==> flow/design.v <==
`timescale 1ns/1ps
module array_mult_top (
    input             clk,
    input      [15:0] a,
    input      [15:0] b,
    output reg [31:0] p
);
    reg  [15:0] a_q, b_q;
    wire [31:0] prod;
    array_multiplier u_mult (
        .in_A(a_q),
        .in_B(b_q),
        .prod_out(prod)
    );
    always @(posedge clk) begin
        a_q <= a;
        b_q <= b;
        p   <= prod;
    end
endmodule

`timescale 1ns/1ps
module array_multiplier (
    input  [15:0] in_A,
    input  [15:0] in_B,
    output [31:0] prod_out
);
    wire [15:0] pp [15:0];   
    genvar i, j;
    generate
        for (i = 0; i < 16; i = i + 1) begin : GEN_PP_ROW
            for (j = 0; j < 16; j = j + 1) begin : GEN_PP_COL
                assign pp[i][j] = in_A[j] & in_B[i];
            end
        end
    endgenerate
    wire [31:0] row_sum [15:0];
    wire [31:0] row_carry [15:0];
    assign row_sum[0]   = {16'b0, pp[0]};
    assign row_carry[0] = 32'b0;
    genvar r;
    generate
        for (r = 1; r < 16; r = r + 1) begin : ADDER_ROWS
            wire [31:0] shifted_pp = { {16 - r{1'b0}}, pp[r], {r{1'b0}} };
            adder32 ADD_STAGE (
                .in_a(row_sum[r-1]),
                .in_b(shifted_pp),
                .cin(1'b0),
                .sum(row_sum[r]),
                .cout(row_carry[r])
            );
        end
    endgenerate
    assign prod_out = row_sum[15];
endmodule
module adder32 (
    input  [31:0] in_a,
    input  [31:0] in_b,
    input         cin,
    output [31:0] sum,
    output        cout
);
    wire [31:0] carry;
    genvar k;
    full_adder FA0 (.a(in_a[0]), .b(in_b[0]), .cin(cin), .sum(sum[0]), .cout(carry[0]));
    generate
        for (k = 1; k < 32; k = k + 1) begin : FA_CHAIN
            full_adder FAi (.a(in_a[k]), .b(in_b[k]), .cin(carry[k-1]), .sum(sum[k]), .cout(carry[k]));
        end
    endgenerate
    assign cout = carry[31];
endmodule
module full_adder (
    input  a,
    input  b,
    input  cin,
    output sum,
    output cout
);
    assign sum  = a ^ b ^ cin;
    assign cout = (a & b) | (b & cin) | (a & cin);
endmodule
--- tool output ---
From RTL to reports: array_mult_top
Each step is given for the RTL above and for the edited RTL.
Lines under "unedited" count in the file above, lines under "edited" in the edited file.
"difference": "edited" minus "unedited" as printed here. "rel. change": 100 x difference / "unedited".
Cell names lack the library's common part.
Not given: n/a

inputs
  top = array_mult_top
  clock = clk
  standard-cell library = sky130hd
  corner = tt_025C_1v80

Edit of the RTL
The edit as a unified diff against the file above.
A script made this edit. It changes what the design does and was not meant as an optimisation.

begin of diff
@@ -4,6 +4,8 @@
     input      [15:0] a,
     input      [15:0] b,
-    output reg [31:0] p
+    output reg [31:0] p_o
 );
+    reg [31:0] p;
+    always @(posedge clk) p_o <= p;
     reg  [15:0] a_q, b_q;
     wire [31:0] prod;
@@ -19,5 +21,4 @@
     end
 endmodule
-
 `timescale 1ns/1ps
 module array_multiplier (
end of diff

Word-level counts
Counts by Yosys on the flattened word-level netlist (proc, flatten, opt, wreduce; memories kept). Register bits leave out memories and registers merged into their read ports (data or address); mux counts leave out enables and synchronous resets folded into registers. Print and check cells are left out. Cells with the same type and inputs are merged into one.

word-level totals
  item                         unedited  edited  difference  rel. change (%)
  flip-flop bits (word level)  64        96      +32         +50.00
  input bits                   33        33      0           0.00
  output and inout bits        32        32      0           0.00
  elaborated cells             1859      1860    +1          +0.05

operators by class
  item                        unedited  edited  difference  rel. change (%)
  bitwise gates (word level)  1856      1856    0           0.00

operators with widths
  cell              unedited  edited  difference  rel. change (%)
  1-bit AND         944       944     0           0.00
  1-bit XOR         464       464     0           0.00
  1-bit bitwise OR  448       448     0           0.00

Depth
Depth = most cells in a row (Yosys ltp): at word level without a register or memory, in the mapped netlist without a sequential cell, where the memories' decode and read muxes count.

depth
  item                          unedited  edited  difference  rel. change (%)
  word-level depth              116       116     0           0.00
  ABC_AREA                      0         0       n/a         n/a
  mapped depth                  80        80      0           0.00
  mapped depth without buffers  79        79      0           0.00

Mapped cells and area
Source: synth_stat.txt of the flow (Yosys; design flattened, memories mapped). It holds for the ABC_AREA given above (unset counts as 0); a run with the other value may have another netlist.

cell types
  cell type  unedited  edited  difference  rel. change (%)
  dfxtp_1    64        96      +32         +50.00
  and2_1     211       217     +6          +2.84
  and2_2     13        7       -6          -46.15
  buf_6      21        22      +1          +4.76
  buf_4      11        10      -1          -9.09
  fa_1       224       224     0           0.00
  inv_1      88        88      0           0.00
  nand2_1    32        32      0           0.00
  ha_1       16        16      0           0.00

synthesis totals
  item                              unedited  edited  difference  rel. change (%)
  standard cells after synthesis    680       712     +32         +4.71
  mapped area (sq um)               8152.8    8789.7  +636.9      +7.81
  area of sequential cells (sq um)  1281.2    1921.8  +640.6      +50.00
  flip-flop cells                   64        96      +32         +50.00
  buffers                           32        32      0           0.00

The figures by module come from a second, unflattened synthesis with its own total; it is not the netlist above.

unflattened totals
  item                                             unedited  edited   difference  rel. change (%)
  cells (unflattened synthesis)                    833       865      +32         +3.84
  area total of the unflattened synthesis (sq um)  12792.3   13432.9  +640.6      +5.01

Rows give one instance, submodules left out.

by module, unedited
  module            instances  cells  area (sq um)  sequential area (sq um)
  full_adder        480        1      20.0          0.0
  array_multiplier  1          289    1901.8        0.0
  array_mult_top    1          64     1281.2        1281.2
  adder32           15         0      0.0           0.0

by module, edited
  module            instances  cells  area (sq um)  sequential area (sq um)
  full_adder        480        1      20.0          0.0
  array_mult_top    1          96     1921.8        1921.8
  array_multiplier  1          289    1901.8        0.0
  adder32           15         0      0.0           0.0

Path before layout
OpenSTA on the mapped netlist: ideal clock, no wires. The path of least setup slack (recovery checks aside). Input and output delay are each 20% of the period. Register names are those of the netlist, which keeps one name where synthesis merged equal registers.

timing post-synthesis
  item                           unedited              edited                difference  rel. change (%)
  path type                      register to register  register to register  n/a         n/a
  from                           reg b_q[0]            reg a_q[0]            n/a         n/a
  to                             reg p[30]             reg p[30]             n/a         n/a
  period (ns)                    20.0                  20.0                  0.0         0.00
  setup time (ns)                0.057                 0.057                 0.000       n/a
  arrival (ns)                   19.377                19.367                -0.010      -0.05
  slack (ns)                     0.566                 0.575                 +0.009      n/a
  delay of the path (ns)         19.434                19.424                -0.010      -0.05
  stages on the path             55                    53                    -2          -3.64
  path buffers                   1                     1                     0           0.00
  synthesis period reached (ns)  19.434                19.425                -0.009      -0.05

"delay of the path" is the arrival time less input delay plus setup time.
"stages on the path": output pins that drive a net of the path, with the launching flip-flop's if there is one; two outputs of one cell count as two.
"synthesis period reached" = period - worst setup slack (recovery checks aside). The figure is calculated, with input and output delays left at 20% of the set period.
Between the ends stands the longest chain of elaborated cells between them, by number of cells; it is not shown to be the way that was timed. Of several equally long chains one is given.
Each line given opens the expression or statement behind the cell; cells for indexed reads and writes are added by Yosys, which also makes memories of some case tables.

between the ends, post-synthesis, unedited
  cells stage by stage = dfxtp_1 > buf_6 > and2_1 > ha_1 > inv_1 > fa_1 > fa_1 > inv_1 > fa_1 > fa_1 > fa_1 > fa_1 > fa_1 > fa_1 > fa_1 > fa_1 > fa_1 > fa_1 > [19 not listed] > fa_1 > fa_1 > fa_1 > fa_1 > fa_1 > fa_1 > fa_1 > fa_1 > fa_1 > fa_1 > fa_1 > fa_1 > fa_1 > fa_1 > fa_1 > inv_1 > fa_1 > inv_1
  length of the longest elaborated chain = 114
  elaborated cells on any way between the ends = 1567
  RTL lines with such cells = 3

ends and longest elaborated chain, post-synthesis, unedited
  item                           RTL line  RTL
  from (decl)                    8         reg  [15:0] a_q, b_q;
  from (assign)                  17        b_q <= b;
  1-bit AND                      33        assign pp[i][j] = in_A[j] & in_B[i];
  1-bit AND (2 in a row)         81        assign cout = (a & b) | (b & cin) | (a & cin);
  1-bit bitwise OR (2 in a row)  81
  1-bit AND                      81
  1-bit bitwise OR (2 in a row)  81
  1-bit AND                      81
  1-bit bitwise OR (2 in a row)  81
  [93 not listed]                n/a
  1-bit AND                      81
  1-bit bitwise OR (2 in a row)  81
  1-bit AND                      81
  1-bit bitwise OR (2 in a row)  81
  1-bit AND                      81
  1-bit bitwise OR (2 in a row)  81
  1-bit XOR                      80        assign sum  = a ^ b ^ cin;
  to (assign)                    18        p   <= prod;
  to (decl)                      6         output reg [31:0] p

between the ends, post-synthesis, edited
  cells stage by stage = dfxtp_1 > buf_6 > and2_1 > ha_1 > inv_1 > fa_1 > fa_1 > inv_1 > fa_1 > fa_1 > fa_1 > fa_1 > fa_1 > fa_1 > fa_1 > fa_1 > fa_1 > fa_1 > [17 not listed] > fa_1 > fa_1 > fa_1 > fa_1 > fa_1 > fa_1 > fa_1 > fa_1 > fa_1 > fa_1 > fa_1 > fa_1 > fa_1 > fa_1 > fa_1 > inv_1 > fa_1 > inv_1
  length of the longest elaborated chain = 114
  elaborated cells on any way between the ends = 1539
  RTL lines with such cells = 3

ends and longest elaborated chain, post-synthesis, edited
  item                           RTL line  RTL
  from (decl)                    10        reg  [15:0] a_q, b_q;
  from (assign)                  18        a_q <= a;
  1-bit AND                      34        assign pp[i][j] = in_A[j] & in_B[i];
  1-bit AND (2 in a row)         82        assign cout = (a & b) | (b & cin) | (a & cin);
  1-bit bitwise OR (2 in a row)  82
  1-bit AND                      82
  1-bit bitwise OR (2 in a row)  82
  1-bit AND                      82
  1-bit bitwise OR (2 in a row)  82
  [93 not listed]                n/a
  1-bit AND                      82
  1-bit bitwise OR (2 in a row)  82
  1-bit AND                      82
  1-bit bitwise OR (2 in a row)  82
  1-bit AND                      82
  1-bit bitwise OR (2 in a row)  82
  1-bit XOR                      81        assign sum  = a ^ b ^ cin;
  to (assign)                    20        p   <= prod;
  to (decl)                      8         reg [31:0] p;

Timing after layout
Path of least setup slack in the final report of the runs of pair A (OpenROAD, finished layout, wires in). Where an end is a register, its clock arrival counts in the times.

timing after layout
  item                unedited              edited                difference  rel. change (%)
  path type           register to register  register to register  n/a         n/a
  from                reg b_q[0]            reg b_q[1]            n/a         n/a
  to                  reg p[30]             reg p[30]             n/a         n/a
  period (ns)         20.0                  20.0                  0.0         0.00
  setup time (ns)     0.05                  0.05                  0.00        n/a
  arrival (ns)        19.79                 19.94                 +0.15       +0.76
  slack (ns)          0.50                  0.37                  -0.13       n/a
  stages on the path  56                    56                    0           0.00
  path buffers        0                     0                     0           n/a

Between the ends stands the longest chain of elaborated cells between them, by number of cells; it is not shown to be the way that was timed. Of several equally long chains one is given.

between the ends, after layout, unedited
  cells stage by stage = dfxtp_4 > and2_1 > ha_1 > inv_1 > fa_2 > fa_2 > inv_2 > fa_1 > fa_2 > fa_2 > fa_2 > fa_2 > fa_2 > fa_2 > fa_2 > fa_1 > fa_1 > inv_1 > [20 not listed] > fa_2 > fa_2 > fa_2 > fa_2 > fa_2 > fa_1 > fa_1 > fa_2 > fa_2 > fa_2 > fa_2 > fa_2 > fa_2 > fa_2 > fa_1 > inv_1 > fa_1 > inv_1
  length of the longest elaborated chain = 114
  elaborated cells on any way between the ends = 1567
  RTL lines with such cells = 3

ends and longest elaborated chain, after layout, unedited
  item                           RTL line  RTL
  from (decl)                    8         reg  [15:0] a_q, b_q;
  from (assign)                  17        b_q <= b;
  1-bit AND                      33        assign pp[i][j] = in_A[j] & in_B[i];
  1-bit AND (2 in a row)         81        assign cout = (a & b) | (b & cin) | (a & cin);
  1-bit bitwise OR (2 in a row)  81
  1-bit AND                      81
  1-bit bitwise OR (2 in a row)  81
  1-bit AND                      81
  1-bit bitwise OR (2 in a row)  81
  [93 not listed]                n/a
  1-bit AND                      81
  1-bit bitwise OR (2 in a row)  81
  1-bit AND                      81
  1-bit bitwise OR (2 in a row)  81
  1-bit AND                      81
  1-bit bitwise OR (2 in a row)  81
  1-bit XOR                      80        assign sum  = a ^ b ^ cin;
  to (assign)                    18        p   <= prod;
  to (decl)                      6         output reg [31:0] p

between the ends, after layout, edited
  cells stage by stage = dfxtp_4 > and2_1 > ha_1 > inv_1 > fa_2 > fa_2 > inv_1 > fa_1 > fa_2 > fa_2 > fa_1 > fa_1 > fa_1 > fa_2 > fa_2 > fa_1 > fa_1 > inv_1 > [20 not listed] > fa_1 > fa_1 > fa_2 > fa_2 > fa_2 > fa_1 > fa_2 > fa_2 > fa_2 > fa_2 > fa_2 > fa_2 > fa_1 > fa_2 > fa_1 > inv_1 > fa_1 > inv_1
  length of the longest elaborated chain = 114
  elaborated cells on any way between the ends = 1568
  RTL lines with such cells = 3

ends and longest elaborated chain, after layout, edited
  item                           RTL line  RTL
  from (decl)                    10        reg  [15:0] a_q, b_q;
  from (assign)                  19        b_q <= b;
  1-bit AND                      34        assign pp[i][j] = in_A[j] & in_B[i];
  1-bit AND (2 in a row)         82        assign cout = (a & b) | (b & cin) | (a & cin);
  1-bit bitwise OR (2 in a row)  82
  1-bit AND                      82
  1-bit bitwise OR (2 in a row)  82
  1-bit AND                      82
  1-bit bitwise OR (2 in a row)  82
  [93 not listed]                n/a
  1-bit AND                      82
  1-bit bitwise OR (2 in a row)  82
  1-bit AND                      82
  1-bit bitwise OR (2 in a row)  82
  1-bit AND                      82
  1-bit bitwise OR (2 in a row)  82
  1-bit XOR                      81        assign sum  = a ^ b ^ cin;
  to (assign)                    20        p   <= prod;
  to (decl)                      8         reg [31:0] p;

Flow runs
Both versions went through the flow (Yosys, OpenROAD) with the same settings in each pair. Constraints: input delay and output delay 20% of the set period each, output load 0.01 pF.

flow settings, pair A
  CORE_UTILIZATION = 40
  PLACE_DENSITY = 0.6
  period_ns = 20.0
  CAP_MARGIN = 20
  CORE_MARGIN = 2
  SLEW_MARGIN = 20

results, pair A
  item                                  unedited  edited   difference  rel. change (%)
  post-synthesis cell area (sq um)      8152.8    8789.7   +636.9      +7.81
  area of the die (sq um)               21540.0   23175.5  +1635.5     +7.59
  std-cell area (final layout) (sq um)  9430.3    9989.6   +559.3      +5.93
  utilization in the final report (%)   46.9      46.1     -0.8        n/a
  worst slack on setup checks (ns)      0.503     0.367    -0.136      n/a
  setup TNS (ns)                        0.000     0.000    0.000       n/a
  post-route worst hold slack (ns)      0.531     0.325    -0.206      n/a

flow settings, pair B
  ABC_AREA = 0
  CAP_MARGIN = 25
  CORE_ASPECT_RATIO = 0.52
  CORE_MARGIN = 5
  CORE_UTILIZATION = 33
  GPL_ROUTABILITY_DRIVEN = 1
  MIN_ROUTING_LAYER = met2
  SETUP_SLACK_MARGIN = -0.94
  SLEW_MARGIN = 0
  period_ns = 22.0

results, pair B
  item                                  unedited  edited   difference  rel. change (%)
  post-synthesis cell area (sq um)      8152.8    8789.7   +636.9      +7.81
  area of the die (sq um)               28119.0   30174.5  +2055.5     +7.31
  std-cell area (final layout) (sq um)  9175.0    9857.0   +682.0      +7.43
  utilization in the final report (%)   37.8      37.3     -0.5        n/a
  worst slack on setup checks (ns)      1.459     1.531    +0.072      n/a
  setup TNS (ns)                        0.000     0.000    0.000       n/a
  post-route worst hold slack (ns)      0.695     0.324    -0.371      n/a
--- end ---
